==> flow/design.v <==
module contador_de_programa(
    input  wire       clk,
    input  wire       reset,
    input  wire [6:0] cantidad_instrucciones,
    output reg  [1:0] fase,
    output reg  [6:0] o_contador,
    output reg        done
);
wire [6:0] siguiente = o_contador + 7'd1;
always @(posedge clk) begin
    if (reset) begin
        fase       <= 2'd0;
        o_contador <= 7'd0;
        done       <= (cantidad_instrucciones == 7'd0);
    end else if (!done) begin
        if (fase == 2'd2) begin
            fase       <= 2'd0;
            o_contador <= siguiente;
            if (siguiente == cantidad_instrucciones)
                done <= 1'b1;
        end else begin
            fase <= fase + 2'd1;
        end
    end
end
endmodule
module unidad_control
(
    input  [3:0] instruction,
    output reg       write_enable_RB,
    output reg       read_ram,
    output reg       write_ram,
    output reg [3:0] alu_opcode,
    output reg       valido
);
always @* begin
    write_enable_RB = 1'b0;
    read_ram        = 1'b0;
    write_ram       = 1'b0;
    alu_opcode      = 4'b0000;
    valido          = 1'b1;
    case (instruction)
        4'b0000: begin write_enable_RB = 1'b1; alu_opcode = 4'b0000; end  
        4'b0001: begin write_enable_RB = 1'b1; alu_opcode = 4'b0001; end  
        4'b0010: begin write_enable_RB = 1'b1; alu_opcode = 4'b0010; end  
        4'b0011: begin write_enable_RB = 1'b1; alu_opcode = 4'b0110; end  
        4'b0100: begin write_enable_RB = 1'b1; alu_opcode = 4'b0111; end  
        4'b0101: begin write_enable_RB = 1'b1; alu_opcode = 4'b1100; end  
        4'b0110: write_ram = 1'b1;                                         
        4'b0111: read_ram  = 1'b1;                                         
        default: valido = 1'b0;                                            
    endcase
end
endmodule
module alu(
    input  [3:0]      op,
    input  [31:0]     din1_alu,
    input  [31:0]     din2_alu,
    output reg [31:0] result_alu
);
always @* begin
    case (op)
        4'b0000: result_alu = din1_alu & din2_alu;
        4'b0001: result_alu = din1_alu | din2_alu;
        4'b0010: result_alu = din1_alu + din2_alu;
        4'b0110: result_alu = din1_alu - din2_alu;
        4'b0111: result_alu = (din1_alu < din2_alu) ? 32'd1 : 32'd0;
        4'b1100: result_alu = ~(din1_alu | din2_alu);
        default: result_alu = 32'd0;
    endcase
end
endmodule
module banco_de_registros(
    input  wire        clk,
    input  wire        reset,
    input  wire [4:0]  read_address_1,
    input  wire [4:0]  read_address_2,
    input  wire [4:0]  write_address,
    input  wire [31:0] data_write,
    input  wire        write_enable,
    output wire [31:0] data_register_1,
    output wire [31:0] data_register_2
);
reg [31:0] mem [0:31];
function [31:0] valor_inicial(input [4:0] r);
    case (r)
        5'd0:  valor_inicial = 32'h000000DE;
        5'd1:  valor_inicial = 32'h0000006F;
        5'd2:  valor_inicial = 32'h00000064;
        5'd3:  valor_inicial = 32'h000000C8;
        5'd7:  valor_inicial = 32'h00000014;
        5'd8:  valor_inicial = 32'h00000015;
        5'd9:  valor_inicial = 32'h00000016;
        5'd10: valor_inicial = 32'h00000052;
        5'd11: valor_inicial = 32'h0000001B;
        5'd12: valor_inicial = 32'h7FFFFFF3;
        5'd16: valor_inicial = 32'h00000017;
        5'd17: valor_inicial = 32'h00000018;
        5'd18: valor_inicial = 32'h00000019;
        default: valor_inicial = 32'h00000000;
    endcase
endfunction
integer i;
always @(posedge clk) begin
    if (reset) begin
        for (i = 0; i < 32; i = i + 1)
            mem[i] <= valor_inicial(i[4:0]);
    end else if (write_enable) begin
        mem[write_address] <= data_write;
    end
end
assign data_register_1 = mem[read_address_1];
assign data_register_2 = mem[read_address_2];
endmodule
module ram(
    input  wire        clk,
    input  wire [31:0] address,
    input  wire [31:0] din,
    input  wire        write_enable,
    output wire [31:0] dout
);
reg [31:0] mem [0:31];
always @(posedge clk) begin
    if (write_enable)
        mem[address[4:0]] <= din;
end
assign dout = mem[address[4:0]];
endmodule
module jericalla_evolucion(
    input  wire        clk,
    input  wire        reset,
    input  wire [6:0]  cantidad_instrucciones,
    output wire [6:0]  imem_addr,
    input  wire [18:0] imem_data,
    output reg  [31:0] data_out,
    output reg         zf,
    output reg         valid,
    output wire        done
);
wire [1:0] fase;
wire [6:0] pc;
contador_de_programa contador_de_programa_inst(
    .clk(clk),
    .reset(reset),
    .cantidad_instrucciones(cantidad_instrucciones),
    .fase(fase),
    .o_contador(pc),
    .done(done)
);
assign imem_addr = pc;
wire       cu_we_rb, cu_read_ram, cu_write_ram, cu_valido;
wire [3:0] cu_alu_opcode;
unidad_control unidad_control_inst(
    .instruction(imem_data[18:15]),
    .write_enable_RB(cu_we_rb),
    .read_ram(cu_read_ram),
    .write_ram(cu_write_ram),
    .alu_opcode(cu_alu_opcode),
    .valido(cu_valido)
);
wire [31:0] rb_dr1, rb_dr2;
reg  [31:0] resultado;
reg        b1_we_rb, b1_read_ram, b1_write_ram, b1_valido;
reg [3:0]  b1_alu_opcode;
reg [4:0]  b1_rd;
reg [31:0] b1_dr1, b1_dr2;
reg        b2_we_rb, b2_valido;
reg [4:0]  b2_rd;
wire activo = !done;
banco_de_registros banco_de_registros_inst(
    .clk(clk),
    .reset(reset),
    .read_address_1(imem_data[9:5]),
    .read_address_2(imem_data[4:0]),
    .write_address(b2_rd),
    .data_write(resultado),
    .write_enable(activo && fase == 2'd2 && b2_we_rb),
    .data_register_1(rb_dr1),
    .data_register_2(rb_dr2)
);
wire [31:0] alu_result;
alu alu_inst(
    .op(b1_alu_opcode),
    .din1_alu(b1_dr1),
    .din2_alu(b1_dr2),
    .result_alu(alu_result)
);
wire [31:0] ram_dout;
ram ram_inst(
    .clk(clk),
    .address(b1_dr1),
    .din(b1_dr2),
    .write_enable(activo && fase == 2'd1 && b1_write_ram),
    .dout(ram_dout)
);
always @(posedge clk) begin
    if (reset) begin
        b1_we_rb  <= 1'b0;
        b1_read_ram <= 1'b0;
        b1_write_ram <= 1'b0;
        b1_valido <= 1'b0;
        b2_we_rb  <= 1'b0;
        b2_valido <= 1'b0;
        valid     <= 1'b0;
        zf        <= 1'b0;
    end else begin
        valid <= 1'b0;
        if (activo) begin
            case (fase)
                2'd0: begin
                    b1_we_rb      <= cu_we_rb;
                    b1_read_ram   <= cu_read_ram;
                    b1_write_ram  <= cu_write_ram;
                    b1_valido     <= cu_valido;
                    b1_alu_opcode <= cu_alu_opcode;
                    b1_rd         <= imem_data[14:10];
                    b1_dr1        <= rb_dr1;
                    b1_dr2        <= rb_dr2;
                end
                2'd1: begin
                    b2_we_rb  <= b1_we_rb;
                    b2_valido <= b1_valido;
                    b2_rd     <= b1_rd;
                    if (b1_read_ram)
                        resultado <= ram_dout;
                    else if (b1_write_ram)
                        resultado <= b1_dr2;
                    else
                        resultado <= alu_result;
                end
                default: begin
                    valid    <= b2_valido;
                    data_out <= resultado;
                    if (b2_we_rb)
                        zf <= (resultado == 32'd0);
                end
            endcase
        end
    end
end
endmodule
==> Step by step through the tools: jericalla_evolucion <==
The steps from the RTL of jericalla_evolucion to its reports follow in flow order.
Line numbers count from 1 in the design file above.
{ "design": {"top_module": "jericalla_evolucion", "clock": "clk", "library": "sky130hd", "lib_corner": "tt_025C_1v80"} }

==> Word-level counts <==
Yosys after proc, flatten, opt, wreduce and memory -nomap, before mapping. Enables and synchronous resets that opt folds into registers are not counted as muxes. Memory bits, and registers merged into a memory's read port (data or address), are not among the register bits. Print and check cells are not counted. Equal cells are merged and count once.
Yosys's memory passes give these memory sizes; they may raise the number of words (mostly to a power of two), join words into wider ones and drop unused or constant bits.
{ "word_totals": {"register_bits": 96, "mem_bits_rw": 2048, "rom_bits": 56, "mem_count": 3, "inputBits": 28, "out_inout_bits": 42, "wordCells": 76} }
{ "op_classes": {"n_addsub": 4, "compare": 1, "n_eq": 8, "n_mux": 20, "bitwise": 6, "reduce_logical": 18} }
{ "mem_list": {"columns": ["name", "words", "word_bits", "line_no", "rtl"], "rows": [
  ["banco_de_registros_inst.mem", 32, 32, 84, "reg [31:0] mem [0:31];"],
  ["ram_inst.mem", 32, 32, 122, "reg [31:0] mem [0:31];"],
  ["(no name shown)", 8, 7, 42, "case (instruction)"]
]} }
{ "ops": {"columns": ["cell", "count"], "rows": [
  ["32-bit case mux with 6-bit select", 1],
  ["32-bit two-way mux", 5],
  ["32-bit adder", 1],
  ["32-bit subtractor", 1],
  ["32-bit < comparator", 1],
  ["32-bit bitwise AND", 1],
  ["32-bit OR", 1],
  ["32-bit NOT", 1],
  ["32-bit zero test", 1],
  ["5-bit two-way mux", 3],
  ["3-bit AND reduction", 4],
  ["1-bit two-way mux", 9],
  ["4-bit by 3-bit equality test with 1-bit output with constant B", 2],
  ["7-bit by 1-bit adder with 7-bit output with constant B", 1],
  ["7-bit equality test", 1],
  ["7-bit zero test", 1],
  ["2-bit AND reduction", 3],
  ["1-bit logical AND", 4],
  ["4-bit by 1-bit equality test with 1-bit output with constant B", 1],
  ["4-bit by 2-bit equality test with 1-bit output with constant B", 1],
  ["4-bit equality test with constant B", 1],
  ["4-bit zero test", 1],
  ["4-bit OR reduction", 1],
  ["4-bit two-way mux", 1],
  ["1-bit NOT", 3],
  ["2-bit by 1-bit adder with 2-bit output with constant B", 1],
  ["2-bit by 1-bit equality test with 1-bit output with constant B", 1],
  ["2-bit equality test with constant B", 1]
]} }
Other operator kinds: 4; their cells: 4.

==> Logic depth <==
Yosys ltp: most cells in a row. Word level: on the elaborated netlist, between registers, memories and ports. Mapped: between sequential cells and ports; inverters and the memories' decode and read muxes count.
{ "depth": {"word_depth": 6, "ABC_AREA": 0, "mapped_depth": 17, "depth_no_buf": 12} }

==> Mapped cells and area <==
Yosys stat after the flow's synthesis: flattened, memories mapped to cells. It holds for the ABC_AREA given above (unset counts as 0); a run with the other value may have another netlist.
{ "mapped": {"cells": 6042, "area_um2": 103860.9, "sequential_area_um2": 66123.4, "ffs": 2208, "n_buf": 523} }
{ "by_type": {"columns": ["cell", "count", "type_area_um2"], "rows": [
  ["sky130_fd_sc_hd__edfxtp_1", 2190, 6.58E+04],
  ["sky130_fd_sc_hd__mux4_2", 906, 2.04E+04],
  ["sky130_fd_sc_hd__and2_1", 874, 5.47E+03],
  ["sky130_fd_sc_hd__clkbuf_1", 386, 1448.89],
  ["sky130_fd_sc_hd__ha_1", 105, 1313.76],
  ["sky130_fd_sc_hd__a21oi_1", 161, 805.773],
  ["sky130_fd_sc_hd__nor2_1", 202, 758.227],
  ["sky130_fd_sc_hd__mux2_2", 66, 743.213],
  ["sky130_fd_sc_hd__nand2_1", 176, 660.634],
  ["sky130_fd_sc_hd__nor3_1", 111, 555.533],
  ["sky130_fd_sc_hd__buf_2", 83, 415.398],
  ["sky130_fd_sc_hd__or3_1", 63, 394.128],
  ["sky130_fd_sc_hd__dfxtp_1", 18, 360.346],
  ["sky130_fd_sc_hd__inv_1", 91, 341.578],
  ["sky130_fd_sc_hd__a22oi_1", 42, 315.302],
  ["sky130_fd_sc_hd__a221oi_1", 34, 297.786],
  ["sky130_fd_sc_hd__or2_2", 35, 218.96],
  ["sky130_fd_sc_hd__mux2i_1", 21, 210.202]
]} }
Other cell types: 68; their cells: 478.
By module: a second synthesis without flattening, with its own total; a netlist apart from the flattened one above.
{ "unflattened": {"cells_unflattened": 7822, "hier_area_um2": 105909.1} }
Rows give one instance, submodules left out.
{ "modules": {"columns": ["module", "instances", "cells", "area_um2", "seq_area_um2"], "rows": [
  ["banco_de_registros", 1, 4650, 55917.4, 30749.5],
  ["ram", 1, 2075, 39101.3, 30749.5],
  ["jericalla_evolucion", 1, 293, 5342.6, 4424.2],
  ["alu", 1, 719, 4837.1, 0.0],
  ["contador_de_programa", 1, 71, 624.3, 200.2],
  ["unidad_control", 1, 14, 86.3, 0.0]
]} }

==> Worst setup path after synthesis <==
Source: OpenSTA report_checks on the synthesized netlist (no wires, ideal clock, input and output delay 20% of the period each), path of least setup slack; recovery checks are left aside. Register names are those of the netlist, which keeps one name where synthesis merged equal registers.
{ "synth_timing": {"path_type": "input port to flip-flop", "from": "input reset", "to": "register b1_alu_opcode[0]", "tclk_ns": 10.0, "input_delay_ns": 2.000, "setup_ns": 0.505, "t_first_pin_ns": 2.000, "arrival_ns": 5.449, "required_time_ns": 9.495, "setup_slack_ns": 4.046, "path_delay_ns": 3.954, "stages": 3, "n_path_buf": 2, "synth_period_reached_ns": 5.954} }
"path_delay_ns" = arrival - input delay + setup time.
"stages" counts driving pins, that of a launching flip-flop among them; a cell with two outputs on the path counts twice.
"synth_period_reached_ns" = period - worst setup slack (recovery checks aside). The figure is calculated, with input and output delays left at 20% of the set period.
Between the ends stands the longest chain of elaborated cells between them, by number of cells; it is not shown to be the way that was timed. Of several equally long chains one is given.
A line is the first line of the expression or statement that the cell stems from. Yosys adds cells for indexed reads and writes and turns some case tables into memories.
{ "synth_via": {"cell_sequence": "sky130_fd_sc_hd__clkbuf_1 -> sky130_fd_sc_hd__clkbuf_1 -> sky130_fd_sc_hd__nor2_1", "elab_chain_cells": 2, "cone_cells": 2, "lines_between": 0, "classes_between": "logic: 1; reduce/logical: 1"} }
{ "synth_lines": {"columns": ["item", "line_no", "rtl"], "rows": [
  ["from (decl)", 131, "input  wire        reset,"],
  ["1-bit NOT", null, null],
  ["3-bit AND reduction", null, null],
  ["to (assign)", 215, "b1_alu_opcode <= cu_alu_opcode;"],
  ["to (decl)", 164, "reg [3:0]  b1_alu_opcode;"]
]} }

==> Worst path after layout <==
Path of least setup slack in the final report of stored run 2 (OpenROAD, finished layout, wires in). Where an end is a register, its clock arrival counts in the times.
{ "layout_timing": {"path_type": "flip-flop to flip-flop", "from": "register b1_dr1[4]", "to": "register resultado[27]", "tclk_ns": 3.52, "setup_ns": 0.32, "t_first_pin_ns": 0.92, "arrival_ns": 4.69, "required_time_ns": 4.14, "setup_slack_ns": -0.55, "stages": 17, "n_path_buf": 5} }
Between the ends stands the longest chain of elaborated cells between them, by number of cells; it is not shown to be the way that was timed. Of several equally long chains one is given.
At most two assigning lines are given for a register; there are more.
{ "layout_via": {"cell_sequence": "sky130_fd_sc_hd__edfxtp_1 -> sky130_fd_sc_hd__buf_8 -> sky130_fd_sc_hd__clkinv_8 -> sky130_fd_sc_hd__buf_12 -> sky130_fd_sc_hd__clkbuf_16 -> sky130_fd_sc_hd__ha_4 -> sky130_fd_sc_hd__buf_6 -> sky130_fd_sc_hd__a21oi_4 -> sky130_fd_sc_hd__nand2_2 -> sky130_fd_sc_hd__o211ai_1 -> sky130_fd_sc_hd__nand3_2 -> sky130_fd_sc_hd__o211ai_1 -> sky130_fd_sc_hd__buf_4 -> sky130_fd_sc_hd__o211ai_1 -> sky130_fd_sc_hd__xnor2_1 -> sky130_fd_sc_hd__a221oi_2 -> sky130_fd_sc_hd__a221oi_4", "elab_chain_cells": 4, "cone_cells": 6, "lines_between": 6, "classes_between": "add/sub: 2; mux: 3; memory: 1"} }
{ "layout_lines": {"columns": ["item", "line_no", "rtl"], "rows": [
  ["from (decl)", 166, "reg [31:0] b1_dr1, b1_dr2;"],
  ["32-bit subtractor", 66, "4'b0110: result_alu = din1_alu - din2_alu;"],
  ["32-bit case mux with 6-bit select", 62, "case (op)"],
  ["32-bit two-way mux", 226, "else if (b1_write_ram)"],
  ["32-bit two-way mux", 224, "if (b1_read_ram)"],
  ["to (assign)", 225, "resultado <= ram_dout;"],
  ["to (assign)", 227, "resultado <= b1_dr2;"],
  ["to (decl)", 162, "reg  [31:0] resultado;"]
]} }

--- measured runs ---
Measured data: module jericalla_evolucion, platform sky130hd, 3 stored runs of the flow under differing settings, order arbitrary. Input and output delays are each 20% of the period that was set; the output load is 0.01 pF.
"achieved period" means the clock period less the worst setup slack. The figure is calculated, with input and output delays left at 20% of the set period.
"allowed time less slack (worst setup path)": the worst setup path's part of the clock period (all of it between registers, 20% less for each end at a port) less its slack. A launch clock that arrives late makes it longer, a capture clock that arrives late makes it shorter.
"total power of the final layout": no workload was simulated; the value follows from the tool's default switching activity.

==> stored run 1: settings <==
{ "ABC_AREA": 1, "CAP_MARGIN": 0, "CELL_PAD_IN_SITES_DETAIL_PLACEMENT": 1, "CORE_ASPECT_RATIO": 0.96, "CORE_UTILIZATION": 70, "CTS_CLUSTER_DIAMETER": 182, "CTS_CLUSTER_SIZE": 13, "GPL_ROUTABILITY_DRIVEN": 1, "GPL_TIMING_DRIVEN": 0, "HOLD_SLACK_MARGIN": 0.17, "MAX_ROUTING_LAYER": "met4", "MIN_ROUTING_LAYER": "met1", "PLACE_DENSITY_LB_ADDON": 0.16, "SETUP_SLACK_MARGIN": -0.75, "SLEW_MARGIN": 30, "period_ns": 7.5, "CORE_MARGIN": 2 }
==> stored run 1: results <==
no results, placement failed with DPL-0033

==> stored run 2: settings <==
{ "ABC_AREA": 0, "CELL_PAD_IN_SITES_DETAIL_PLACEMENT": 1, "CORE_MARGIN": 9, "CORE_UTILIZATION": 40, "CTS_CLUSTER_DIAMETER": 67, "GPL_TIMING_DRIVEN": 0, "HOLD_SLACK_MARGIN": 0.18, "MAX_ROUTING_LAYER": "met4", "MIN_ROUTING_LAYER": "met2", "PLACE_DENSITY_LB_ADDON": 0.07, "TNS_END_PERCENT": 95, "period_ns": 3.52, "CAP_MARGIN": 20, "SLEW_MARGIN": 20 }
==> stored run 2: results <==
total die area: 278320.0 sq um
achieved period: 4.069 ns
setup slack of the critical path: -0.549 ns
smallest hold slack: 0.299 ns
total power of the final layout: 66109 uW
standard-cell area after routing: 124198.0 sq um
netlist area reported by Yosys: 103860.9 sq um
allowed time less slack (worst setup path): 4.07 ns
worst path kind: flip-flop to flip-flop
summed negative setup slack: -16.287 ns

==> stored run 3: settings <==
{ "CORE_UTILIZATION": 40, "period_ns": 10.0, "CAP_MARGIN": 20, "CORE_MARGIN": 2, "SLEW_MARGIN": 20 }
==> stored run 3: results <==
smallest hold slack: 0.420 ns
netlist area reported by Yosys: 103860.9 sq um
total die area: 263744.0 sq um
allowed time less slack (worst setup path): 3.48 ns
worst path kind: input port to flip-flop
total power of the final layout: 21356 uW
setup slack of the critical path: 4.519 ns
standard-cell area after routing: 116409.0 sq um
summed negative setup slack: 0.000 ns
achieved period: 5.481 ns
--- end ---
